==> flow/design.v <==
`timescale 1ns / 1ps
module score(
	 score,
	 grid, ai, opponent, clk
    );
output [8:0] score;
input [83:0] grid;
input [6:0] ai;
input [6:0] opponent;
input clk;
reg [8:0] score_r;
assign score = score_r;
wire clk;
wire [2:0] aithrees;
wire aifour;
reg aivert;
wire aihoriz;
reg [3:0] aihoriz_r;
assign aihoriz = |aihoriz_r;
wire aidiagup;
reg [3:0] aidiagup_r;
assign aidiagup = |aidiagup_r;
wire aidiagdown;
reg [3:0] aidiagdown_r;
assign aidiagdown = |aidiagdown_r;
assign aifour = aivert | aihoriz | aidiagup | aidiagdown;
reg aivert3;
reg [2:0] aihoriz3_r;
reg [2:0] aidiagup3_r;
reg [2:0] aidiagdown3_r;
assign aithrees = aihoriz3_r[2] + aihoriz3_r[1] + aihoriz3_r[0] + aidiagup3_r[2] + aidiagup3_r[1] + aidiagup3_r[0] + aidiagdown3_r[2] + aidiagdown3_r[1] + aidiagdown3_r[0] + aivert3;
wire [2:0] opponentthrees;
wire opponentfour;
reg opponentvert;
wire opponenthoriz;
reg [3:0] opponenthoriz_r;
assign opponenthoriz = |opponenthoriz_r;
wire opponentdiagup;
reg [3:0] opponentdiagup_r;
assign opponentdiagup = |opponentdiagup_r;
wire opponentdiagdown;
reg [3:0] opponentdiagdown_r;
assign opponentdiagdown = |opponentdiagdown_r;
assign opponentfour = opponentvert | opponenthoriz | opponentdiagup | opponentdiagdown;
reg opponentvert3;
reg [2:0] opponenthoriz3_r;
reg [2:0] opponentdiagup3_r;
reg [2:0] opponentdiagdown3_r;
assign opponentthrees = opponenthoriz3_r[2] + opponenthoriz3_r[1] + opponenthoriz3_r[0] + opponentdiagup3_r[2] + opponentdiagup3_r[1] + opponentdiagup3_r[0] + opponentdiagdown3_r[2] + opponentdiagdown3_r[1] + opponentdiagdown3_r[0] + opponentvert3;
always @ (*)
  begin
    if(ai > 41)
	 begin
	   aivert = grid[ai + 1  - 1] & grid[ai + 1  - 15] & grid[ai + 1  - 29] & grid[ai + 1  - 43];
	 end
	 else
	 begin
	   aivert = 0;
	 end
	 if(ai == 83 || ai == 69 || ai == 55 || ai == 41 || ai == 27 || ai == 13)
	 begin
	   aihoriz_r[0] = grid[ai + 1  - 1] & grid[ai + 1  - 3] & grid[ai + 1  - 5] & grid[ai + 1  - 7];
	   aihoriz_r[3:1] = 0;
	 end
	 else if(ai == 81 || ai == 67 || ai == 53 || ai == 39 || ai == 25 || ai == 11)
	 begin
		aihoriz_r[0] = grid[ai + 1  - 1] & grid[ai + 1  - 3] & grid[ai + 1  - 5] & grid[ai + 1  - 7];
	   aihoriz_r[1] = grid[ai + 1  - 1] & grid[ai + 1  - 3] & grid[ai + 1  - 5] & grid[ai + 1  + 1];
      aihoriz_r[3:2] = 0;
    end
	 else if(ai == 79 || ai == 65 || ai == 51 || ai == 37 || ai == 23 || ai == 9)
	 begin
		aihoriz_r[0] = grid[ai + 1  - 1] & grid[ai + 1  - 3] & grid[ai + 1  - 5] & grid[ai + 1  - 7];
	   aihoriz_r[1] = grid[ai + 1  - 1] & grid[ai + 1  - 3] & grid[ai + 1  - 5] & grid[ai + 1  + 1];
      aihoriz_r[2] = grid[ai + 1  - 1] & grid[ai + 1  - 3] & grid[ai + 1  + 3] & grid[ai + 1  + 1];
		aihoriz_r[3] = 0;
    end
	 else if(ai == 77 || ai == 63 || ai == 49 || ai == 35 || ai == 21 || ai == 7)
	 begin
		aihoriz_r[0] = grid[ai + 1  - 1] & grid[ai + 1  - 3] & grid[ai + 1  - 5] & grid[ai + 1  - 7];
	   aihoriz_r[1] = grid[ai + 1  - 1] & grid[ai + 1  - 3] & grid[ai + 1  - 5] & grid[ai + 1  + 1];
      aihoriz_r[2] = grid[ai + 1  - 1] & grid[ai + 1  - 3] & grid[ai + 1  + 3] & grid[ai + 1  + 1];
		aihoriz_r[3] = grid[ai + 1  - 1] & grid[ai + 1  + 5] & grid[ai + 1  + 3] & grid[ai + 1  + 1];
    end
	 else if(ai == 75 || ai == 61 || ai == 47 || ai == 33 || ai == 19 || ai == 5)
    begin
		aihoriz_r[0] = 0;
	   aihoriz_r[1] = grid[ai + 1  - 1] & grid[ai + 1  - 3] & grid[ai + 1  - 5] & grid[ai + 1  + 1];
      aihoriz_r[2] = grid[ai + 1  - 1] & grid[ai + 1  - 3] & grid[ai + 1  + 3] & grid[ai + 1  + 1];
		aihoriz_r[3] = grid[ai + 1  - 1] & grid[ai + 1  + 5] & grid[ai + 1  + 3] & grid[ai + 1  + 1];
    end
	 else if(ai == 73 || ai == 59 || ai == 45 || ai == 31 || ai == 17 || ai == 3)
	 begin
		aihoriz_r[1:0] = 0;     
	   aihoriz_r[2] = grid[ai + 1  - 1] & grid[ai + 1  - 3] & grid[ai + 1  + 3] & grid[ai + 1  + 1];
		aihoriz_r[3] = grid[ai + 1  - 1] & grid[ai + 1  + 5] & grid[ai + 1  + 3] & grid[ai + 1  + 1];
    end
	 else if(ai == 71 || ai == 57 || ai == 43 || ai == 29 || ai == 15 || ai == 1)
	 begin  
		aihoriz_r[2:0] = 0;
		aihoriz_r[3] = grid[ai + 1  - 1] & grid[ai + 1  + 5] & grid[ai + 1  + 3] & grid[ai + 1  + 1];
    end
	 else
	 begin
	   aihoriz_r = 0;
	 end
	 if(ai == 77 || ai == 75|| ai == 73 || ai == 71 || ai == 57 || ai == 43)
	 begin
	   aidiagup_r[0] = grid[ai + 1  - 1] & grid[ai + 1  - 13] & grid[ai + 1  - 25] & grid[ai + 1  - 37];
	   aidiagup_r[3:1] = 0;
	 end
	 else if(ai == 63 || ai == 61 || ai == 59 || ai == 45)
	 begin
	   aidiagup_r[0] = grid[ai + 1  - 1] & grid[ai + 1  - 13] & grid[ai + 1  - 25] & grid[ai + 1  - 37];
	   aidiagup_r[1] = grid[ai + 1  - 1] & grid[ai + 1  - 13] & grid[ai + 1  - 25] & grid[ai + 1  + 11];
      aidiagup_r[3:2] = 0;
    end
	 else if(ai == 49 || ai == 47)
	 begin
	   aidiagup_r[0] = grid[ai + 1  - 1] & grid[ai + 1  - 13] & grid[ai + 1  - 25] & grid[ai + 1  - 37];
	   aidiagup_r[1] = grid[ai + 1  - 1] & grid[ai + 1  - 13] & grid[ai + 1  - 25] & grid[ai + 1  + 11];
      aidiagup_r[2] = grid[ai + 1  - 1] & grid[ai + 1  - 13] & grid[ai + 1  + 23] & grid[ai + 1  + 11];
      aidiagup_r[3] = 0;
	 end
	 else if(ai == 13 || ai == 11 || ai == 9 || ai == 7 || ai == 27 || ai == 41)
	 begin
		aidiagup_r[0] = 0;
	   aidiagup_r[1] = 0;
      aidiagup_r[2] = 0;
      aidiagup_r[3] = grid[ai + 1  - 1] & grid[ai + 1  + 35] & grid[ai + 1  + 23] & grid[ai + 1  + 11];
	 end
	 else if(ai == 25 || ai == 23 || ai == 21 || ai == 39)
	 begin
	   aidiagup_r[0] = 0;
	   aidiagup_r[1] = 0;
      aidiagup_r[2] = grid[ai + 1  - 1] & grid[ai + 1  - 13] & grid[ai + 1  + 23] & grid[ai + 1  + 11];
      aidiagup_r[3] = grid[ai + 1  - 1] & grid[ai + 1  + 35] & grid[ai + 1  + 23] & grid[ai + 1  + 11];
	 end
	 else if(ai == 37 || ai == 35)
	 begin
	   aidiagup_r[0] = 0;
	   aidiagup_r[1] = grid[ai + 1  - 1] & grid[ai + 1  - 13] & grid[ai + 1  - 25] & grid[ai + 1  + 11];
      aidiagup_r[2] = grid[ai + 1  - 1] & grid[ai + 1  - 13] & grid[ai + 1  + 23] & grid[ai + 1  + 11];
      aidiagup_r[3] = grid[ai + 1  - 1] & grid[ai + 1  + 35] & grid[ai + 1  + 23] & grid[ai + 1  + 11];
	 end
	 else if(ai == 51 || ai == 33)
	 begin
	   aidiagup_r[0] = 0;
	   aidiagup_r[1] = grid[ai + 1  - 1] & grid[ai + 1  - 13] & grid[ai + 1  - 25] & grid[ai + 1  + 11];
      aidiagup_r[2] = grid[ai + 1  - 1] & grid[ai + 1  - 13] & grid[ai + 1  + 23] & grid[ai + 1  + 11];
      aidiagup_r[3] = 0;
	 end
	 else if(ai == 19 || ai == 53)
	 begin
	   aidiagup_r[0] = 0;
	   aidiagup_r[1] = 0;
      aidiagup_r[2] = grid[ai + 1  - 1] & grid[ai + 1  - 13] & grid[ai + 1  + 23] & grid[ai + 1  + 11];
      aidiagup_r[3] = 0;
	 end
	 else if(ai == 65 || ai == 31)
	 begin
	   aidiagup_r[0] = 0;
	   aidiagup_r[1] = grid[ai + 1  - 1] & grid[ai + 1  - 13] & grid[ai + 1  - 25] & grid[ai + 1  + 11];
      aidiagup_r[2] = 0;
      aidiagup_r[3] = 0;    
	 end
	 else
	 begin
	   aidiagup_r = 0;
	 end
	 if(ai == 7 || ai == 5 || ai == 3 || ai == 1 || ai == 15 || ai == 29)
	 begin
	   aidiagdown_r[0] = grid[ai + 1  - 1] & grid[ai + 1  + 15] & grid[ai + 1  + 31] & grid[ai + 1  + 47];
	   aidiagdown_r[3:1] = 0;
	 end
	 else if(ai == 21 || ai == 19 || ai == 17 || ai == 31)
	 begin
      aidiagdown_r[0] = grid[ai + 1  - 1] & grid[ai + 1  + 15] & grid[ai + 1  + 31] & grid[ai + 1  + 47];
	   aidiagdown_r[1] = grid[ai + 1  - 1] & grid[ai + 1  + 15] & grid[ai + 1  + 31] & grid[ai + 1  - 17];
      aidiagdown_r[3:2] = 0;
    end
	 else if(ai == 35 || ai == 33)
	 begin
	   aidiagdown_r[0] = grid[ai + 1  - 1] & grid[ai + 1  + 15] & grid[ai + 1  + 31] & grid[ai + 1  + 47];
	   aidiagdown_r[1] = grid[ai + 1  - 1] & grid[ai + 1  + 15] & grid[ai + 1  + 31] & grid[ai + 1  - 17];
      aidiagdown_r[2] = grid[ai + 1  - 1] & grid[ai + 1  + 15] & grid[ai + 1  - 33] & grid[ai + 1  - 17];
	   aidiagdown_r[3] = 0;
	 end
	 else if(ai == 83 || ai == 81 || ai == 79 || ai == 77 || ai == 69 || ai == 55)
	 begin
		aidiagdown_r[0] = 0;
	   aidiagdown_r[1] = 0;
      aidiagdown_r[2] = 0;
      aidiagdown_r[3] = grid[ai + 1  - 1] & grid[ai + 1  - 49] & grid[ai + 1  - 33] & grid[ai + 1  - 17];
    end
	 else if(ai == 67 || ai == 65 || ai == 63 || ai == 53)
	 begin
	   aidiagdown_r[0] = 0;
	   aidiagdown_r[1] = 0;
      aidiagdown_r[2] = grid[ai + 1  - 1] & grid[ai + 1  + 15] & grid[ai + 1  - 33] & grid[ai + 1  - 17];
	   aidiagdown_r[3] = grid[ai + 1  - 1] & grid[ai + 1  - 49] & grid[ai + 1  - 33] & grid[ai + 1  - 17];
	 end
	 else if(ai == 51 || ai == 49)
	 begin
	   aidiagdown_r[0] = 0;
      aidiagdown_r[1] = grid[ai + 1  - 1] & grid[ai + 1  + 15] & grid[ai + 1  + 31] & grid[ai + 1  - 17];
      aidiagdown_r[2] = grid[ai + 1  - 1] & grid[ai + 1  + 15] & grid[ai + 1  - 33] & grid[ai + 1  - 17];
      aidiagdown_r[3] = grid[ai + 1  - 1] & grid[ai + 1  - 49] & grid[ai + 1  - 33] & grid[ai + 1  - 17];
	 end
	 else if(ai == 37 || ai == 47)
	 begin
	   aidiagdown_r[0] = 0;
      aidiagdown_r[1] = grid[ai + 1  - 1] & grid[ai + 1  + 15] & grid[ai + 1  + 31] & grid[ai + 1  - 17];
      aidiagdown_r[2] = grid[ai + 1  - 1] & grid[ai + 1  + 15] & grid[ai + 1  - 33] & grid[ai + 1  - 17];
      aidiagdown_r[3] = 0;
	 end
	 else if(ai == 61 || ai == 39)
	 begin
	   aidiagdown_r[0] = 0;
	   aidiagdown_r[1] = 0;
      aidiagdown_r[2] = grid[ai + 1  - 1] & grid[ai + 1  + 15] & grid[ai + 1  - 33] & grid[ai + 1  - 17];
      aidiagdown_r[3] = 0;
	 end
	 else if(ai == 23 || ai == 45)
	 begin
	   aidiagdown_r[0] = 0;
      aidiagdown_r[1] = grid[ai + 1  - 1] & grid[ai + 1  + 15] & grid[ai + 1  + 31] & grid[ai + 1  - 17];
      aidiagdown_r[2] = 0;
      aidiagdown_r[3] = 0;    
	 end
	 else
	 begin
	   aidiagdown_r = 0;
	 end
    if(ai > 27)
	 begin
	   aivert3 = grid[ai + 1  - 1] & grid[ai + 1  - 15] & grid[ai + 1  - 29];
	 end
	 else
	 begin
	   aivert3 = 0;
	 end
	 if(ai == 83 || ai == 69 || ai == 55 || ai == 41 || ai == 27 || ai == 13)
	 begin
	   aihoriz3_r[0] = grid[ai + 1  - 1] & grid[ai + 1  - 3] & grid[ai + 1  - 5];
	   aihoriz3_r[2:1] = 0;
	 end
	 else if(ai == 81 || ai == 67 || ai == 53 || ai == 39 || ai == 25 || ai == 11)
	 begin
		aihoriz3_r[0] = grid[ai + 1  - 1] & grid[ai + 1  - 3] & grid[ai + 1  - 5];
	   aihoriz3_r[1] = grid[ai + 1  - 1] & grid[ai + 1  - 3] & grid[ai + 1  + 1];
      aihoriz3_r[2] = 0;
    end
	 else if(ai == 79 || ai == 65 || ai == 51 || ai == 37 || ai == 23 || ai == 9 || ai == 77 || ai == 63 || ai == 49 || ai == 35 || ai == 21 || ai == 7 || ai == 75 || ai == 61 || ai == 47 || ai == 33 || ai == 19 || ai == 5)
	 begin
		aihoriz3_r[0] = grid[ai + 1  - 1] & grid[ai + 1  - 3] & grid[ai + 1  - 5];
	   aihoriz3_r[1] = grid[ai + 1  - 1] & grid[ai + 1  - 3] & grid[ai + 1  + 1];
      aihoriz3_r[2] = grid[ai + 1  - 1] & grid[ai + 1  + 3] & grid[ai + 1  + 1];
    end
	 else if(ai == 73 || ai == 59 || ai == 45 || ai == 31 || ai == 17 || ai == 3)
	 begin
		aihoriz3_r[0] = 0;     
	   aihoriz3_r[1] = grid[ai + 1  - 1] & grid[ai + 1  - 3] & grid[ai + 1  + 1];
      aihoriz3_r[2] = grid[ai + 1  - 1] & grid[ai + 1  + 3] & grid[ai + 1  + 1];
    end
	 else if(ai == 71 || ai == 57 || ai == 43 || ai == 29 || ai == 15 || ai == 1)
	 begin  
		aihoriz3_r[1:0] = 0;
		aihoriz3_r[2] = grid[ai + 1  - 1] & grid[ai + 1  + 3] & grid[ai + 1  + 1];
    end
	 else
	 begin
	   aihoriz3_r = 0;
	 end
	 if(ai == 79 || ai == 77 || ai == 75|| ai == 73 || ai == 71 || ai == 57 || ai == 43 || ai == 29)
	 begin
	   aidiagup3_r[0] = grid[ai + 1  - 1] & grid[ai + 1  - 13] & grid[ai + 1  - 25];
	   aidiagup3_r[2:1] = 0;
	 end
	 else if(ai == 65 || ai == 63 || ai == 61 || ai == 59 || ai == 45 || ai == 31)
	 begin
	   aidiagup3_r[0] = grid[ai + 1  - 1] & grid[ai + 1  - 13] & grid[ai + 1  - 25];
	   aidiagup3_r[1] = grid[ai + 1  - 1] & grid[ai + 1  - 13] & grid[ai + 1  + 11];
      aidiagup3_r[2] = 0;
    end
	 else if(ai == 51 || ai == 49 || ai == 47 || ai == 37 || ai == 35 || ai == 33)
	 begin
	   aidiagup3_r[0] = grid[ai + 1  - 1] & grid[ai + 1  - 13] & grid[ai + 1  - 25];
	   aidiagup3_r[1] = grid[ai + 1  - 1] & grid[ai + 1  - 13] & grid[ai + 1  + 11];
      aidiagup3_r[2] = grid[ai + 1  - 1] & grid[ai + 1  + 23] & grid[ai + 1  + 11];
	 end
	 else if(ai == 13 || ai == 11 || ai == 9 || ai == 7 || ai == 5 || ai == 27 || ai == 41 || ai == 55)
	 begin
		aidiagup3_r[0] = 0;
	   aidiagup3_r[1] = 0;
      aidiagup3_r[2] = grid[ai + 1  - 1] & grid[ai + 1  + 23] & grid[ai + 1  + 11];
	 end
	 else if(ai == 25 || ai == 23 || ai == 21 || ai == 19 || ai == 39 ||ai == 53)
	 begin
	   aidiagup3_r[0] = 0;
	   aidiagup3_r[1] = grid[ai + 1  - 1] & grid[ai + 1  - 13] & grid[ai + 1  + 11];
      aidiagup3_r[2] = grid[ai + 1  - 1] & grid[ai + 1  + 23] & grid[ai + 1  + 11];
	 end
	 else if(ai == 17 || ai == 67)
	 begin
	   aidiagup3_r[0] = 0;
	   aidiagup3_r[1] = grid[ai + 1  - 1] & grid[ai + 1  - 13] & grid[ai + 1  + 11];
      aidiagup3_r[2] = 0;
	 end
	 else
	 begin
	   aidiagup3_r = 0;
	 end
	 if(ai == 9 || ai == 7 || ai == 5|| ai == 3 || ai == 1 || ai == 15 || ai == 29 || ai == 43)
	 begin
	 	aidiagdown3_r[0] = grid[ai + 1  - 1] & grid[ai + 1  + 15] & grid[ai + 1  + 31];
	   aidiagdown3_r[2:1] = 0;
	 end
	 else if(ai == 23 || ai == 21 || ai == 19 || ai == 17 || ai == 31 || ai == 45)
	 begin
	 	aidiagdown3_r[0] = grid[ai + 1  - 1] & grid[ai + 1  + 15] & grid[ai + 1  + 31];
	   aidiagdown3_r[1] = grid[ai + 1  - 1] & grid[ai + 1  + 15] & grid[ai + 1  - 17];
      aidiagdown3_r[2] = 0;
    end
	 else if(ai == 51 || ai == 49 || ai == 47 || ai == 37 || ai == 35 || ai == 33)
	 begin
	 	aidiagdown3_r[0] = grid[ai + 1  - 1] & grid[ai + 1  + 15] & grid[ai + 1  + 31];
	   aidiagdown3_r[1] = grid[ai + 1  - 1] & grid[ai + 1  + 15] & grid[ai + 1  - 17];
      aidiagdown3_r[2] = grid[ai + 1  - 1] & grid[ai + 1  - 33] & grid[ai + 1  - 17];
	 end
	 else if(ai == 83 || ai == 81 || ai == 79 || ai == 77 || ai == 75 || ai == 69 || ai == 55 || ai == 41)
	 begin
		aidiagdown3_r[0] = 0;
	   aidiagdown3_r[1] = 0;
      aidiagdown3_r[2] = grid[ai + 1  - 1] & grid[ai + 1  - 33] & grid[ai + 1  - 17];
	 end
	 else if(ai == 67 || ai == 65 || ai == 63 || ai == 61 || ai == 53 ||ai == 39)
	 begin
	   aidiagdown3_r[0] = 0;
	   aidiagdown3_r[1] = grid[ai + 1  - 1] & grid[ai + 1  + 15] & grid[ai + 1  - 17];
      aidiagdown3_r[2] = grid[ai + 1  - 1] & grid[ai + 1  - 33] & grid[ai + 1  - 17];
	 end
	 else if(ai == 59 || ai == 25)
	 begin
	   aidiagdown3_r[0] = 0;
	   aidiagdown3_r[1] = grid[ai + 1  - 1] & grid[ai + 1  + 15] & grid[ai + 1  - 17];
      aidiagdown3_r[2] = 0;
	 end
	 else
	 begin
	   aidiagdown3_r = 0;
	 end
    if(opponent + 1 > 41)
	 begin
	   opponentvert = grid[opponent + 1 - 1] & grid[opponent + 1 - 15] & grid[opponent + 1 - 29] & grid[opponent + 1 - 43];
	 end
	 else
	 begin
	   opponentvert = 0;
	 end
	 if(opponent + 1 == 83 || opponent + 1 == 69 || opponent + 1 == 55 || opponent + 1 == 41 || opponent + 1 == 27 || opponent + 1 == 13)
	 begin
	   opponenthoriz_r[0] = grid[opponent + 1 - 1] & grid[opponent + 1 - 3] & grid[opponent + 1 - 5] & grid[opponent + 1 - 7];
	   opponenthoriz_r[3:1] = 0;
	 end
	 else if(opponent + 1 == 81 || opponent + 1 == 67 || opponent + 1 == 53 || opponent + 1 == 39 || opponent + 1 == 25 || opponent + 1 == 11)
	 begin
		opponenthoriz_r[0] = grid[opponent + 1 - 1] & grid[opponent + 1 - 3] & grid[opponent + 1 - 5] & grid[opponent + 1 - 7];
	   opponenthoriz_r[1] = grid[opponent + 1 - 1] & grid[opponent + 1 - 3] & grid[opponent + 1 - 5] & grid[opponent + 1 + 1];
      opponenthoriz_r[3:2] = 0;
    end
	 else if(opponent + 1 == 79 || opponent + 1 == 65 || opponent + 1 == 51 || opponent + 1 == 37 || opponent + 1 == 23 || opponent + 1 == 9)
	 begin
		opponenthoriz_r[0] = grid[opponent + 1 - 1] & grid[opponent + 1 - 3] & grid[opponent + 1 - 5] & grid[opponent + 1 - 7];
	   opponenthoriz_r[1] = grid[opponent + 1 - 1] & grid[opponent + 1 - 3] & grid[opponent + 1 - 5] & grid[opponent + 1 + 1];
      opponenthoriz_r[2] = grid[opponent + 1 - 1] & grid[opponent + 1 - 3] & grid[opponent + 1 + 3] & grid[opponent + 1 + 1];
		opponenthoriz_r[3] = 0;
    end
	 else if(opponent + 1 == 77 || opponent + 1 == 63 || opponent + 1 == 49 || opponent + 1 == 35 || opponent + 1 == 21 || opponent + 1 == 7)
	 begin
		opponenthoriz_r[0] = grid[opponent + 1 - 1] & grid[opponent + 1 - 3] & grid[opponent + 1 - 5] & grid[opponent + 1 - 7];
	   opponenthoriz_r[1] = grid[opponent + 1 - 1] & grid[opponent + 1 - 3] & grid[opponent + 1 - 5] & grid[opponent + 1 + 1];
      opponenthoriz_r[2] = grid[opponent + 1 - 1] & grid[opponent + 1 - 3] & grid[opponent + 1 + 3] & grid[opponent + 1 + 1];
		opponenthoriz_r[3] = grid[opponent + 1 - 1] & grid[opponent + 1 + 5] & grid[opponent + 1 + 3] & grid[opponent + 1 + 1];
    end
	 else if(opponent + 1 == 75 || opponent + 1 == 61 || opponent + 1 == 47 || opponent + 1 == 33 || opponent + 1 == 19 || opponent + 1 == 5)
    begin
		opponenthoriz_r[0] = 0;
	   opponenthoriz_r[1] = grid[opponent + 1 - 1] & grid[opponent + 1 - 3] & grid[opponent + 1 - 5] & grid[opponent + 1 + 1];
      opponenthoriz_r[2] = grid[opponent + 1 - 1] & grid[opponent + 1 - 3] & grid[opponent + 1 + 3] & grid[opponent + 1 + 1];
		opponenthoriz_r[3] = grid[opponent + 1 - 1] & grid[opponent + 1 + 5] & grid[opponent + 1 + 3] & grid[opponent + 1 + 1];
    end
	 else if(opponent + 1 == 73 || opponent + 1 == 59 || opponent + 1 == 45 || opponent + 1 == 31 || opponent + 1 == 17 || opponent + 1 == 3)
	 begin
		opponenthoriz_r[1:0] = 0;     
	   opponenthoriz_r[2] = grid[opponent + 1 - 1] & grid[opponent + 1 - 3] & grid[opponent + 1 + 3] & grid[opponent + 1 + 1];
		opponenthoriz_r[3] = grid[opponent + 1 - 1] & grid[opponent + 1 + 5] & grid[opponent + 1 + 3] & grid[opponent + 1 + 1];
    end
	 else if(opponent + 1 == 71 || opponent + 1 == 57 || opponent + 1 == 43 || opponent + 1 == 29 || opponent + 1 == 15 || opponent + 1 == 1)
	 begin  
		opponenthoriz_r[2:0] = 0;
		opponenthoriz_r[3] = grid[opponent + 1 - 1] & grid[opponent + 1 + 5] & grid[opponent + 1 + 3] & grid[opponent + 1 + 1];
    end
	 else
	 begin
	   opponenthoriz_r = 0;
	 end
	 if(opponent + 1 == 77 || opponent + 1 == 75|| opponent + 1 == 73 || opponent + 1 == 71 || opponent + 1 == 57 || opponent + 1 == 43)
	 begin
	   opponentdiagup_r[0] = grid[opponent + 1 - 1] & grid[opponent + 1 - 13] & grid[opponent + 1 - 25] & grid[opponent + 1 - 37];
	   opponentdiagup_r[3:1] = 0;
	 end
	 else if(opponent + 1 == 63 || opponent + 1 == 61 || opponent + 1 == 59 || opponent + 1 == 45)
	 begin
	   opponentdiagup_r[0] = grid[opponent + 1 - 1] & grid[opponent + 1 - 13] & grid[opponent + 1 - 25] & grid[opponent + 1 - 37];
	   opponentdiagup_r[1] = grid[opponent + 1 - 1] & grid[opponent + 1 - 13] & grid[opponent + 1 - 25] & grid[opponent + 1 + 11];
      opponentdiagup_r[3:2] = 0;
    end
	 else if(opponent + 1 == 49 || opponent + 1 == 47)
	 begin
	   opponentdiagup_r[0] = grid[opponent + 1 - 1] & grid[opponent + 1 - 13] & grid[opponent + 1 - 25] & grid[opponent + 1 - 37];
	   opponentdiagup_r[1] = grid[opponent + 1 - 1] & grid[opponent + 1 - 13] & grid[opponent + 1 - 25] & grid[opponent + 1 + 11];
      opponentdiagup_r[2] = grid[opponent + 1 - 1] & grid[opponent + 1 - 13] & grid[opponent + 1 + 23] & grid[opponent + 1 + 11];
      opponentdiagup_r[3] = 0;
	 end
	 else if(opponent + 1 == 13 || opponent + 1 == 11 || opponent + 1 == 9 || opponent + 1 == 7 || opponent + 1 == 27 || opponent + 1 == 41)
	 begin
		opponentdiagup_r[0] = 0;
	   opponentdiagup_r[1] = 0;
      opponentdiagup_r[2] = 0;
      opponentdiagup_r[3] = grid[opponent + 1 - 1] & grid[opponent + 1 + 35] & grid[opponent + 1 + 23] & grid[opponent + 1 + 11];
	 end
	 else if(opponent + 1 == 25 || opponent + 1 == 23 || opponent + 1 == 21 || opponent + 1 == 39)
	 begin
	   opponentdiagup_r[0] = 0;
	   opponentdiagup_r[1] = 0;
      opponentdiagup_r[2] = grid[opponent + 1 - 1] & grid[opponent + 1 - 13] & grid[opponent + 1 + 23] & grid[opponent + 1 + 11];
      opponentdiagup_r[3] = grid[opponent + 1 - 1] & grid[opponent + 1 + 35] & grid[opponent + 1 + 23] & grid[opponent + 1 + 11];
	 end
	 else if(opponent + 1 == 37 || opponent + 1 == 35)
	 begin
	   opponentdiagup_r[0] = 0;
	   opponentdiagup_r[1] = grid[opponent + 1 - 1] & grid[opponent + 1 - 13] & grid[opponent + 1 - 25] & grid[opponent + 1 + 11];
      opponentdiagup_r[2] = grid[opponent + 1 - 1] & grid[opponent + 1 - 13] & grid[opponent + 1 + 23] & grid[opponent + 1 + 11];
      opponentdiagup_r[3] = grid[opponent + 1 - 1] & grid[opponent + 1 + 35] & grid[opponent + 1 + 23] & grid[opponent + 1 + 11];
	 end
	 else if(opponent + 1 == 51 || opponent + 1 == 33)
	 begin
	   opponentdiagup_r[0] = 0;
	   opponentdiagup_r[1] = grid[opponent + 1 - 1] & grid[opponent + 1 - 13] & grid[opponent + 1 - 25] & grid[opponent + 1 + 11];
      opponentdiagup_r[2] = grid[opponent + 1 - 1] & grid[opponent + 1 - 13] & grid[opponent + 1 + 23] & grid[opponent + 1 + 11];
      opponentdiagup_r[3] = 0;
	 end
	 else if(opponent + 1 == 19 || opponent + 1 == 53)
	 begin
	   opponentdiagup_r[0] = 0;
	   opponentdiagup_r[1] = 0;
      opponentdiagup_r[2] = grid[opponent + 1 - 1] & grid[opponent + 1 - 13] & grid[opponent + 1 + 23] & grid[opponent + 1 + 11];
      opponentdiagup_r[3] = 0;
	 end
	 else if(opponent + 1 == 65 || opponent + 1 == 31)
	 begin
	   opponentdiagup_r[0] = 0;
	   opponentdiagup_r[1] = grid[opponent + 1 - 1] & grid[opponent + 1 - 13] & grid[opponent + 1 - 25] & grid[opponent + 1 + 11];
      opponentdiagup_r[2] = 0;
      opponentdiagup_r[3] = 0;    
	 end
	 else
	 begin
	   opponentdiagup_r = 0;
	 end
	 if(opponent + 1 == 7 || opponent + 1 == 5 || opponent + 1 == 3 || opponent + 1 == 1 || opponent + 1 == 15 || opponent + 1 == 29)
	 begin
	   opponentdiagdown_r[0] = grid[opponent + 1 - 1] & grid[opponent + 1 + 15] & grid[opponent + 1 + 31] & grid[opponent + 1 + 47];
	   opponentdiagdown_r[3:1] = 0;
	 end
	 else if(opponent + 1 == 21 || opponent + 1 == 19 || opponent + 1 == 17 || opponent + 1 == 31)
	 begin
      opponentdiagdown_r[0] = grid[opponent + 1 - 1] & grid[opponent + 1 + 15] & grid[opponent + 1 + 31] & grid[opponent + 1 + 47];
	   opponentdiagdown_r[1] = grid[opponent + 1 - 1] & grid[opponent + 1 + 15] & grid[opponent + 1 + 31] & grid[opponent + 1 - 17];
      opponentdiagdown_r[3:2] = 0;
    end
	 else if(opponent + 1 == 35 || opponent + 1 == 33)
	 begin
	   opponentdiagdown_r[0] = grid[opponent + 1 - 1] & grid[opponent + 1 + 15] & grid[opponent + 1 + 31] & grid[opponent + 1 + 47];
	   opponentdiagdown_r[1] = grid[opponent + 1 - 1] & grid[opponent + 1 + 15] & grid[opponent + 1 + 31] & grid[opponent + 1 - 17];
      opponentdiagdown_r[2] = grid[opponent + 1 - 1] & grid[opponent + 1 + 15] & grid[opponent + 1 - 33] & grid[opponent + 1 - 17];
	   opponentdiagdown_r[3] = 0;
	 end
	 else if(opponent + 1 == 83 || opponent + 1 == 81 || opponent + 1 == 79 || opponent + 1 == 77 || opponent + 1 == 69 || opponent + 1 == 55)
	 begin
		opponentdiagdown_r[0] = 0;
	   opponentdiagdown_r[1] = 0;
      opponentdiagdown_r[2] = 0;
      opponentdiagdown_r[3] = grid[opponent + 1 - 1] & grid[opponent + 1 - 49] & grid[opponent + 1 - 33] & grid[opponent + 1 - 17];
    end
	 else if(opponent + 1 == 67 || opponent + 1 == 65 || opponent + 1 == 63 || opponent + 1 == 53)
	 begin
	   opponentdiagdown_r[0] = 0;
	   opponentdiagdown_r[1] = 0;
      opponentdiagdown_r[2] = grid[opponent + 1 - 1] & grid[opponent + 1 + 15] & grid[opponent + 1 - 33] & grid[opponent + 1 - 17];
	   opponentdiagdown_r[3] = grid[opponent + 1 - 1] & grid[opponent + 1 - 49] & grid[opponent + 1 - 33] & grid[opponent + 1 - 17];
	 end
	 else if(opponent + 1 == 51 || opponent + 1 == 49)
	 begin
	   opponentdiagdown_r[0] = 0;
      opponentdiagdown_r[1] = grid[opponent + 1 - 1] & grid[opponent + 1 + 15] & grid[opponent + 1 + 31] & grid[opponent + 1 - 17];
      opponentdiagdown_r[2] = grid[opponent + 1 - 1] & grid[opponent + 1 + 15] & grid[opponent + 1 - 33] & grid[opponent + 1 - 17];
      opponentdiagdown_r[3] = grid[opponent + 1 - 1] & grid[opponent + 1 - 49] & grid[opponent + 1 - 33] & grid[opponent + 1 - 17];
	 end
	 else if(opponent + 1 == 37 || opponent + 1 == 47)
	 begin
	   opponentdiagdown_r[0] = 0;
      opponentdiagdown_r[1] = grid[opponent + 1 - 1] & grid[opponent + 1 + 15] & grid[opponent + 1 + 31] & grid[opponent + 1 - 17];
      opponentdiagdown_r[2] = grid[opponent + 1 - 1] & grid[opponent + 1 + 15] & grid[opponent + 1 - 33] & grid[opponent + 1 - 17];
      opponentdiagdown_r[3] = 0;
	 end
	 else if(opponent + 1 == 61 || opponent + 1 == 39)
	 begin
	   opponentdiagdown_r[0] = 0;
	   opponentdiagdown_r[1] = 0;
      opponentdiagdown_r[2] = grid[opponent + 1 - 1] & grid[opponent + 1 + 15] & grid[opponent + 1 - 33] & grid[opponent + 1 - 17];
      opponentdiagdown_r[3] = 0;
	 end
	 else if(opponent + 1 == 23 || opponent + 1 == 45)
	 begin
	   opponentdiagdown_r[0] = 0;
      opponentdiagdown_r[1] = grid[opponent + 1 - 1] & grid[opponent + 1 + 15] & grid[opponent + 1 + 31] & grid[opponent + 1 - 17];
      opponentdiagdown_r[2] = 0;
      opponentdiagdown_r[3] = 0;    
	 end
	 else
	 begin
	   opponentdiagdown_r = 0;
	 end
    if(opponent + 1 > 27)
	 begin
	   opponentvert3 = grid[opponent + 1 - 1] & grid[opponent + 1 - 15] & grid[opponent + 1 - 29];
	 end
	 else
	 begin
	   opponentvert3 = 0;
	 end
	 if(opponent + 1 == 83 || opponent + 1 == 69 || opponent + 1 == 55 || opponent + 1 == 41 || opponent + 1 == 27 || opponent + 1 == 13)
	 begin
	   opponenthoriz3_r[0] = grid[opponent + 1 - 1] & grid[opponent + 1 - 3] & grid[opponent + 1 - 5];
	   opponenthoriz3_r[2:1] = 0;
	 end
	 else if(opponent + 1 == 81 || opponent + 1 == 67 || opponent + 1 == 53 || opponent + 1 == 39 || opponent + 1 == 25 || opponent + 1 == 11)
	 begin
		opponenthoriz3_r[0] = grid[opponent + 1 - 1] & grid[opponent + 1 - 3] & grid[opponent + 1 - 5];
	   opponenthoriz3_r[1] = grid[opponent + 1 - 1] & grid[opponent + 1 - 3] & grid[opponent + 1 + 1];
      opponenthoriz3_r[2] = 0;
    end
	 else if(opponent + 1 == 79 || opponent + 1 == 65 || opponent + 1 == 51 || opponent + 1 == 37 || opponent + 1 == 23 || opponent + 1 == 9 || opponent + 1 == 77 || opponent + 1 == 63 || opponent + 1 == 49 || opponent + 1 == 35 || opponent + 1 == 21 || opponent + 1 == 7 || opponent + 1 == 75 || opponent + 1 == 61 || opponent + 1 == 47 || opponent + 1 == 33 || opponent + 1 == 19 || opponent + 1 == 5)
	 begin
		opponenthoriz3_r[0] = grid[opponent + 1 - 1] & grid[opponent + 1 - 3] & grid[opponent + 1 - 5];
	   opponenthoriz3_r[1] = grid[opponent + 1 - 1] & grid[opponent + 1 - 3] & grid[opponent + 1 + 1];
      opponenthoriz3_r[2] = grid[opponent + 1 - 1] & grid[opponent + 1 + 3] & grid[opponent + 1 + 1];
    end
	 else if(opponent + 1 == 73 || opponent + 1 == 59 || opponent + 1 == 45 || opponent + 1 == 31 || opponent + 1 == 17 || opponent + 1 == 3)
	 begin
		opponenthoriz3_r[0] = 0;     
	   opponenthoriz3_r[1] = grid[opponent + 1 - 1] & grid[opponent + 1 - 3] & grid[opponent + 1 + 1];
      opponenthoriz3_r[2] = grid[opponent + 1 - 1] & grid[opponent + 1 + 3] & grid[opponent + 1 + 1];
    end
	 else if(opponent + 1 == 71 || opponent + 1 == 57 || opponent + 1 == 43 || opponent + 1 == 29 || opponent + 1 == 15 || opponent + 1 == 1)
	 begin  
		opponenthoriz3_r[1:0] = 0;
		opponenthoriz3_r[2] = grid[opponent + 1 - 1] & grid[opponent + 1 + 3] & grid[opponent + 1 + 1];
    end
	 else
	 begin
	   opponenthoriz3_r = 0;
	 end
	 if(opponent + 1 == 79 || opponent + 1 == 77 || opponent + 1 == 75|| opponent + 1 == 73 || opponent + 1 == 71 || opponent + 1 == 57 || opponent + 1 == 43 || opponent + 1 == 29)
	 begin
	   opponentdiagup3_r[0] = grid[opponent + 1 - 1] & grid[opponent + 1 - 13] & grid[opponent + 1 - 25];
	   opponentdiagup3_r[2:1] = 0;
	 end
	 else if(opponent + 1 == 65 || opponent + 1 == 63 || opponent + 1 == 61 || opponent + 1 == 59 || opponent + 1 == 45 || opponent + 1 == 31)
	 begin
	   opponentdiagup3_r[0] = grid[opponent + 1 - 1] & grid[opponent + 1 - 13] & grid[opponent + 1 - 25];
	   opponentdiagup3_r[1] = grid[opponent + 1 - 1] & grid[opponent + 1 - 13] & grid[opponent + 1 + 11];
      opponentdiagup3_r[2] = 0;
    end
	 else if(opponent + 1 == 51 || opponent + 1 == 49 || opponent + 1 == 47 || opponent + 1 == 37 || opponent + 1 == 35 || opponent + 1 == 33)
	 begin
	   opponentdiagup3_r[0] = grid[opponent + 1 - 1] & grid[opponent + 1 - 13] & grid[opponent + 1 - 25];
	   opponentdiagup3_r[1] = grid[opponent + 1 - 1] & grid[opponent + 1 - 13] & grid[opponent + 1 + 11];
      opponentdiagup3_r[2] = grid[opponent + 1 - 1] & grid[opponent + 1 + 23] & grid[opponent + 1 + 11];
	 end
	 else if(opponent + 1 == 13 || opponent + 1 == 11 || opponent + 1 == 9 || opponent + 1 == 7 || opponent + 1 == 5 || opponent + 1 == 27 || opponent + 1 == 41 || opponent + 1 == 55)
	 begin
		opponentdiagup3_r[0] = 0;
	   opponentdiagup3_r[1] = 0;
      opponentdiagup3_r[2] = grid[opponent + 1 - 1] & grid[opponent + 1 + 23] & grid[opponent + 1 + 11];
	 end
	 else if(opponent + 1 == 25 || opponent + 1 == 23 || opponent + 1 == 21 || opponent + 1 == 19 || opponent + 1 == 39 ||opponent + 1 == 53)
	 begin
	   opponentdiagup3_r[0] = 0;
	   opponentdiagup3_r[1] = grid[opponent + 1 - 1] & grid[opponent + 1 - 13] & grid[opponent + 1 + 11];
      opponentdiagup3_r[2] = grid[opponent + 1 - 1] & grid[opponent + 1 + 23] & grid[opponent + 1 + 11];
	 end
	 else if(opponent + 1 == 17 || opponent + 1 == 67)
	 begin
	   opponentdiagup3_r[0] = 0;
	   opponentdiagup3_r[1] = grid[opponent + 1 - 1] & grid[opponent + 1 - 13] & grid[opponent + 1 + 11];
      opponentdiagup3_r[2] = 0;
	 end
	 else
	 begin
	   opponentdiagup3_r = 0;
	 end
	 if(opponent + 1 == 9 || opponent + 1 == 7 || opponent + 1 == 5|| opponent + 1 == 3 || opponent + 1 == 1 || opponent + 1 == 15 || opponent + 1 == 29 || opponent + 1 == 43)
	 begin
	 	opponentdiagdown3_r[0] = grid[opponent + 1 - 1] & grid[opponent + 1 + 15] & grid[opponent + 1 + 31];
	   opponentdiagdown3_r[2:1] = 0;
	 end
	 else if(opponent + 1 == 23 || opponent + 1 == 21 || opponent + 1 == 19 || opponent + 1 == 17 || opponent + 1 == 31 || opponent + 1 == 45)
	 begin
	 	opponentdiagdown3_r[0] = grid[opponent + 1 - 1] & grid[opponent + 1 + 15] & grid[opponent + 1 + 31];
	   opponentdiagdown3_r[1] = grid[opponent + 1 - 1] & grid[opponent + 1 + 15] & grid[opponent + 1 - 17];
      opponentdiagdown3_r[2] = 0;
    end
	 else if(opponent + 1 == 51 || opponent + 1 == 49 || opponent + 1 == 47 || opponent + 1 == 37 || opponent + 1 == 35 || opponent + 1 == 33)
	 begin
	 	opponentdiagdown3_r[0] = grid[opponent + 1 - 1] & grid[opponent + 1 + 15] & grid[opponent + 1 + 31];
	   opponentdiagdown3_r[1] = grid[opponent + 1 - 1] & grid[opponent + 1 + 15] & grid[opponent + 1 - 17];
      opponentdiagdown3_r[2] = grid[opponent + 1 - 1] & grid[opponent + 1 - 33] & grid[opponent + 1 - 17];
	 end
	 else if(opponent + 1 == 83 || opponent + 1 == 81 || opponent + 1 == 79 || opponent + 1 == 77 || opponent + 1 == 75 || opponent + 1 == 69 || opponent + 1 == 55 || opponent + 1 == 41)
	 begin
		opponentdiagdown3_r[0] = 0;
	   opponentdiagdown3_r[1] = 0;
      opponentdiagdown3_r[2] = grid[opponent + 1 - 1] & grid[opponent + 1 - 33] & grid[opponent + 1 - 17];
	 end
	 else if(opponent + 1 == 67 || opponent + 1 == 65 || opponent + 1 == 63 || opponent + 1 == 61 || opponent + 1 == 53 ||opponent + 1 == 39)
	 begin
	   opponentdiagdown3_r[0] = 0;
	   opponentdiagdown3_r[1] = grid[opponent + 1 - 1] & grid[opponent + 1 + 15] & grid[opponent + 1 - 17];
      opponentdiagdown3_r[2] = grid[opponent + 1 - 1] & grid[opponent + 1 - 33] & grid[opponent + 1 - 17];
	 end
	 else if(opponent + 1 == 59 || opponent + 1 == 25)
	 begin
	   opponentdiagdown3_r[0] = 0;
	   opponentdiagdown3_r[1] = grid[opponent + 1 - 1] & grid[opponent + 1 + 15] & grid[opponent + 1 - 17];
      opponentdiagdown3_r[2] = 0;
	 end
	 else
	 begin
	   opponentdiagdown3_r = 0;
	 end
	 if(aifour)
	 begin
	   score_r = 9'b111111111;
	 end
	 else if(opponentfour)
	 begin
	   score_r = 0;
	 end
	 else
	 begin
	   if (ai % 14 > 7)
		begin
		  score_r = (200 + 10 * aithrees - 10 * opponentthrees + 14 - (ai % 14))% 512;
		end
		else
	   begin
		  score_r = (200 + 10 * aithrees - 10 * opponentthrees + ai % 14) % 512;
		end   
	 end
  end
endmodule
`timescale 1ns / 1ps
module minimax(
   opt, move,
   grid, column_counts, player, sw, clk
);
input [83:0] grid;
input [20:0] column_counts;
input player;
input sw;
input clk;
output [6:0] opt;
output move;
reg [83:0] grid_copy;
reg [83:0] grid_copy_2;
reg aimoved;
reg opponentmoved;
reg [6:0] ai;
reg [6:0] opponent;
reg [2:0] index;
reg move_r;
assign move = move_r;
reg initial_score;
reg [6:0] count;  
reg [2:0] column;
reg [6:0] opt_r;
assign opt = opt_r;
wire [8:0] optscore;
reg [8:0] optscore_r;
assign optscore = optscore_r;
wire [8:0] score;
wire [8:0] curscore;
reg [8:0] curscore_r;
assign curscore = curscore_r;
score score_(
   .score (score),
   .grid (grid_copy_2), .ai (ai), .opponent (opponent), .clk (clk)
    );
always @(posedge clk)
begin
  if (player == 0 || !sw)
  begin
    count = 0;
    move_r = 0;
    optscore_r = 0;
    opt_r = 1;
	 curscore_r = 0;
  end
  else if (count == 105)
  begin
    if(curscore >= optscore && aimoved)
    begin
      opt_r = ai;
      optscore_r = curscore_r;
    end
    move_r = 1;
    count = (count + 1) % 128;
  end
  else if (count > 105)
  begin
    move_r = 0;
  end
  else if (count % 15 == 0)
  begin
    if(count == 0)
    begin
      optscore_r = 0;
    end
    else if(curscore >= optscore && aimoved)
    begin
      opt_r = ai;
      optscore_r = curscore_r;
    end
	 initial_score = 1;
    if(column_counts[(count / 15)*3 + 2-:3] < 6)
    begin
	   column = (count / 15) % 8;
      grid_copy = grid;
      grid_copy[13 - (count / 15)*2 + column_counts[(count / 15)*3 + 2-:3] * 14-:2] = 2'b10;
      aimoved = 1;
      ai = (13 - (count / 15)*2 + column_counts[(count / 15)*3 + 2-:3] * 14) % 128;
    end
    else
    begin
      grid_copy = grid;
      aimoved = 0;
      ai = 1;
		column = 0;
    end
    count = (count + 1) % 128;
  end
  else if ((count % 15) % 2 == 1)
  begin
    if(aimoved)
	   begin
      if(column_counts[(((count % 15) - 1)/2)* 3 +2-:3] < 6 && (((count % 15) - 1)/2) != column)
      begin
        grid_copy_2 = grid_copy;
        grid_copy_2[14 - (count % 15) + column_counts[(((count % 15) - 1)/2)* 3 + 2-:3] * 14-:2] = 2'b01;
        opponentmoved = 1;
        opponent = (13 - (count % 15) + column_counts[(((count % 15) - 1)/2)* 3 + 2-:3] * 14)% 128;
      end
	   else if (ai < 70 && (((count % 15) - 1)/2) == column)
	   begin
	     grid_copy_2 = grid_copy;
        grid_copy_2[ai + 14-:2] = 2'b01;
        opponentmoved = 1;
        opponent = (ai + 13)% 128;
	   end
      else
      begin
        grid_copy_2 = grid_copy;
        opponentmoved = 0;
        opponent = 0;
      end
	 end
	 else
	 begin
	   grid_copy_2 = grid_copy;
      opponentmoved = 0;
      opponent = 0;
	 end
    count = (count + 1) % 128;
  end
  else
  begin
    if ((score < curscore || initial_score) && aimoved && opponentmoved)
    begin
      curscore_r = score;
		initial_score = 0;
    end
    count = (count + 1) % 128;
  end
end
endmodule
Hand-over note for minimax

From RTL to reports: minimax
Module minimax before and after one edit of its RTL, step after step.
Lines under "original" count in the file above, lines under "edited" in the edited file.
"change" is "edited" less "original", of the values as shown; "rel. change" is that difference over "original", in percent.
Library cell names are shortened.
The mark - stands for no value.

design
  design top = minimax
  clock = clk
  library = sky130hd
  corner = tt_025C_1v80

The edit
The edit as a unified diff against the file above.
This change comes from a script, not from a designer; no optimisation was intended.

begin of diff
@@ -695,5 +695,5 @@
 assign move = move_r;
 reg initial_score;
-reg [6:0] count;  
+reg [7:0] count;  
 reg [2:0] column;
 reg [6:0] opt_r;
end of diff

After elaboration
Yosys after proc, flatten, opt, wreduce and memory -nomap, before mapping. Memory bits, and registers merged into a memory's read port (data or address), are not among the register bits. Print and check cells are not counted. Equal cells are merged and count once.

bit counts
  item                             original  edited  change  rel. change (%)
  bits of input ports              108       108     0       0.00
  cells after elaboration          895       895     0       0.00
  output and inout port bits       8         8       0       0.00
  register bits after elaboration  221       221     0       0.00

operators by class
  item                              original  edited  change  rel. change (%)
  reductions and logical operators  291       291     0       0.00
  shifts and indexed selects        52        52      0       0.00
  multiply operators                6         6       0       0.00
  add/sub/neg operators             94        94      0       0.00
  divide/modulo/power cells         3         3       0       0.00
  eq/ne operators                   90        90      0       0.00
  order comparisons                 11        11      0       0.00
  bitwise gates (word level)        99        99      0       0.00
  mux-type cells                    236       236     0       0.00

operators by type and width
  cell             original  edited  change  rel. change (%)
  zero test 7 bit  1         0       -1      -100.00
  zero test 8 bit  0         1       +1      -

Operator kinds equal on both sides are left out: 90.

Longest topological paths
Depth = most cells in a row (Yosys ltp): at word level without a register or memory, in the mapped netlist without a sequential cell, where the memories' decode and read muxes count.

depth
  item                           original  edited  change  rel. change (%)
  depth in word-level cells      44        44      0       0.00
  ABC_AREA                       0         0       -       -
  gate-level depth with buffers  59        59      0       0.00
  mapped depth without buffers   52        52      0       0.00

Synthesis result
Yosys stat after the flow's synthesis: flattened, memories mapped to cells. It holds for the ABC_AREA given above (unset counts as 0); a run with the other value may have another netlist.

synthesis totals
  item                                 original  edited    change  rel. change (%)
  synthesis area (sq um)               29,519.6  29,519.6  0.0     0.00
  flip-flops                           219       219       0       0.00
  cells in the netlist                 3,570     3,570     0       0.00
  buffer cells                         227       227       0       0.00
  sequential part of the area (sq um)  6,256.0   6,256.0   0.0     0.00

Cell types equal on both sides are left out: 114.
By module: a second synthesis without flattening, with its own total; a netlist apart from the flattened one above.

unflattened totals
  item                                     original  edited    change  rel. change (%)
  cell total of the unflattened synthesis  3,814     3,778     -36     -0.94
  area (unflattened synthesis) (sq um)     31,149.9  30,899.6  -250.3  -0.80

Rows give one instance, submodules left out.

by module, original
  module           area (sq um)  cells  times used  sequential area (sq um)
  minimax          15,713.8      1,654  1           6,256.0
  (no name shown)  15,436.1      2,160  1           0.0

by module, edited
  module           area (sq um)  cells  times used  sequential area (sq um)
  minimax          15,463.6      1,618  1           6,256.0
  (no name shown)  15,436.1      2,160  1           0.0

Timing after synthesis
OpenSTA on the mapped netlist: ideal clock, no wires. The path of least setup slack (recovery checks aside). Input and output delay are each 20% of the period. Register names are those of the netlist, which keeps one name where synthesis merged equal registers.

timing after synthesis
  item                               original                   edited                     change  rel. change (%)
  path type                          reg2reg                    reg2reg                    -       -
  start                              register ai[1]             register ai[1]             -       -
  end                                register (name not given)  register (name not given)  -       -
  buffers on the path                9                          9                          0       0.00
  stages on the path                 55                         55                         0       0.00
  setup time (ns)                    0.072                      0.072                      0.000   -
  path slack (ns)                    -1.770                     -1.770                     0.000   -
  arrival time (ns)                  12.698                     12.698                     0.000   0.00
  clock period (ns)                  11.0                       11.0                       0.0     0.00
  data required time (ns)            10.928                     10.928                     0.000   0.00
  path delay (ns)                    12.770                     12.770                     0.000   0.00
  launch time at the first pin (ns)  0.000                      0.000                      0.000   -
  synthesis period reached (ns)      12.77                      12.77                      0.00    0.00

"path delay" = arrival - input delay + setup time.
"stages on the path" counts driving pins, that of a launching flip-flop among them; a cell with two outputs on the path counts twice.
"synthesis period reached" is the clock period less the worst setup slack; recovery checks do not enter. This is arithmetic on one report: input and output delays are still those of the set period (20% each).

between the ends, after synthesis, original
  cell sequence = edfxtp_1 clkbuf_1 inv_1 clkbuf_1 clkbuf_1 clkbuf_1 clkbuf_1 ha_1 clkbuf_1 buf_1 clkinv_1 ha_1 o21a_1 o21a_1 nor2_1 mux4_2 o32ai_1 nor2_1 (+19 left out) inv_1 nor2_1 nor2_1 o21bai_1 a21oi_1 xnor2_1 mux2i_1 xnor2_1 o21ai_0 ha_1 a21oi_1 o21ai_0 a21oi_1 a31o_1 buf_6 and2_4 buf_6 mux2i_1
  elaborated cells on any way between the ends = 396
  those cells by class = add/sub (37); mul (1); div (1); compare (4); eq/ne (42); shift (22); mux (107); logic (42); reduce/logical (140)

RTL lines, path after synthesis, original
  item           line  RTL
  from (decl)    691   reg [6:0] ai;
  from (assign)  754   ai = (13 - (count / 15)*2 + column_counts[(count / 15)*3 + 2-:3] * 14) % 128;
  from (assign)  760   ai = 1;
  to (assign)    720
  to (assign)    802
  to (decl)      706

original: No chain of elaborated cells between the ends is given.

between the ends, after synthesis, edited
  cell sequence = edfxtp_1 clkbuf_1 inv_1 clkbuf_1 clkbuf_1 clkbuf_1 clkbuf_1 ha_1 clkbuf_1 buf_1 clkinv_1 ha_1 o21a_1 o21a_1 nor2_1 mux4_2 o32ai_1 nor2_1 (+19 left out) inv_1 nor2_1 nor2_1 o21bai_1 a21oi_1 xnor2_1 mux2i_1 xnor2_1 o21ai_0 ha_1 a21oi_1 o21ai_0 a21oi_1 a31o_1 buf_6 and2_4 buf_6 mux2i_1
  elaborated cells on any way between the ends = 396
  those cells by class = add/sub (37); mul (1); div (1); compare (4); eq/ne (42); shift (22); mux (107); logic (42); reduce/logical (140)

RTL lines, path after synthesis, edited
  item           line  RTL
  from (decl)    691   reg [6:0] ai;
  from (assign)  754   ai = (13 - (count / 15)*2 + column_counts[(count / 15)*3 + 2-:3] * 14) % 128;
  from (assign)  760   ai = 1;
  to (assign)    720
  to (assign)    802
  to (decl)      706

edited: No chain of elaborated cells between the ends is given.

Worst path after layout
Path of least setup slack in the final report of the runs of pair 1 (OpenROAD, finished layout, wires in). Where an end is a register, its clock arrival counts in the times.

timing after layout
  item                               original                   edited                     change  rel. change (%)
  path type                          reg2reg                    reg2reg                    -       -
  start                              register ai[1]             register ai[1]             -       -
  end                                register (name not given)  register (name not given)  -       -
  stages on the path                 53                         53                         0       0.00
  buffers on the path                4                          4                          0       0.00
  data required time (ns)            11.16                      11.16                      0.00    0.00
  arrival time (ns)                  10.86                      10.86                      0.00    0.00
  setup time (ns)                    0.06                       0.06                       0.00    -
  launch time at the first pin (ns)  0.52                       0.52                       0.00    0.00
  path slack (ns)                    0.29                       0.29                       0.00    -
  clock period (ns)                  10.7                       10.7                       0.0     0.00

between the ends, after layout, original
  cell sequence = edfxtp_1 inv_2 ha_4 buf_6 buf_4 mux2_4 mux2i_2 mux2_4 mux4_2 nor2_2 a31oi_2 nor2_1 nand2_1 a2111oi_4 ha_1 fa_1 inv_1 fa_1 (+17 left out) ha_4 inv_4 buf_4 xnor2_1 nor2_1 a21oi_1 o21ai_1 ha_1 a21oi_1 nor2b_1 o21ai_1 nand2b_1 a21oi_2 o21ai_1 a21oi_1 a31o_2 and2_4 mux2i_1
  elaborated cells on any way between the ends = 396
  those cells by class = add/sub (37); mul (1); div (1); compare (4); eq/ne (42); shift (22); mux (107); logic (42); reduce/logical (140)

RTL lines, path after layout, original
  item           line  RTL
  from (decl)    691   reg [6:0] ai;
  from (assign)  754   ai = (13 - (count / 15)*2 + column_counts[(count / 15)*3 + 2-:3] * 14) % 128;
  from (assign)  760   ai = 1;
  to (assign)    720
  to (assign)    802
  to (decl)      706

original: No chain of elaborated cells between the ends is given.

between the ends, after layout, edited
  cell sequence = edfxtp_1 inv_2 ha_4 buf_6 buf_4 mux2_4 mux2i_2 mux2_4 mux4_2 nor2_2 a31oi_2 nor2_1 nand2_1 a2111oi_4 ha_1 fa_1 inv_1 fa_1 (+17 left out) ha_4 inv_4 buf_4 xnor2_1 nor2_1 a21oi_1 o21ai_1 ha_1 a21oi_1 nor2b_1 o21ai_1 nand2b_1 a21oi_2 o21ai_1 a21oi_1 a31o_2 and2_4 mux2i_1
  elaborated cells on any way between the ends = 396
  those cells by class = add/sub (37); mul (1); div (1); compare (4); eq/ne (42); shift (22); mux (107); logic (42); reduce/logical (140)

RTL lines, path after layout, edited
  item           line  RTL
  from (decl)    691   reg [6:0] ai;
  from (assign)  754   ai = (13 - (count / 15)*2 + column_counts[(count / 15)*3 + 2-:3] * 14) % 128;
  from (assign)  760   ai = 1;
  to (assign)    720
  to (assign)    802
  to (decl)      706

edited: No chain of elaborated cells between the ends is given.

Measured runs
Both versions went through the flow (Yosys, OpenROAD) with the same settings in each pair. Constraints: input delay and output delay 20% of the set period each, output load 0.01 pF.

flow settings, pair 1
  period_ns = 10.7
  CAP_MARGIN = 20
  CORE_MARGIN = 2
  CORE_UTILIZATION = 40
  SLEW_MARGIN = 20

final reports, pair 1
  item                                       original  edited    change  rel. change (%)
  worst hold slack in the final report (ns)  0.490     0.490     0.000   -
  netlist area reported by Yosys (sq um)     29,519.6  29,519.6  0.0     0.00
  final design utilization (%)               51.8      51.8      0.0     -
  overall die area (sq um)                   75,988.4  75,988.4  0.0     0.00
  power consumption (µW)                     5,429     5,429     0       0.00
  worst setup slack after layout (ns)        0.292     0.292     0.000   -
  total negative setup slack (ns)            0.000     0.000     0.000   -

flow settings, pair 2
  ABC_AREA = 0
  CELL_PAD_IN_SITES_DETAIL_PLACEMENT = 2
  CORE_UTILIZATION = 24
  CTS_CLUSTER_DIAMETER = 159
  GPL_TIMING_DRIVEN = 1
  PLACE_DENSITY_LB_ADDON = 0.01
  period_ns = 7.58
  CAP_MARGIN = 20
  CORE_MARGIN = 2
  SLEW_MARGIN = 20

final reports, pair 2
  item                                       original   edited     change  rel. change (%)
  worst hold slack in the final report (ns)  0.503      0.503      0.000   -
  netlist area reported by Yosys (sq um)     29,519.6   29,519.6   0.0     0.00
  final design utilization (%)               39.7       39.7       0.0     -
  overall die area (sq um)                   125,819.0  125,819.0  0.0     0.00
  power consumption (µW)                     11,208     11,208     0       0.00
  worst setup slack after layout (ns)        -2.941     -2.941     0.000   -
  total negative setup slack (ns)            -348.714   -348.714   0.000   -

"power consumption" is the tool's figure for a default switching activity; nothing was simulated.

End of note.
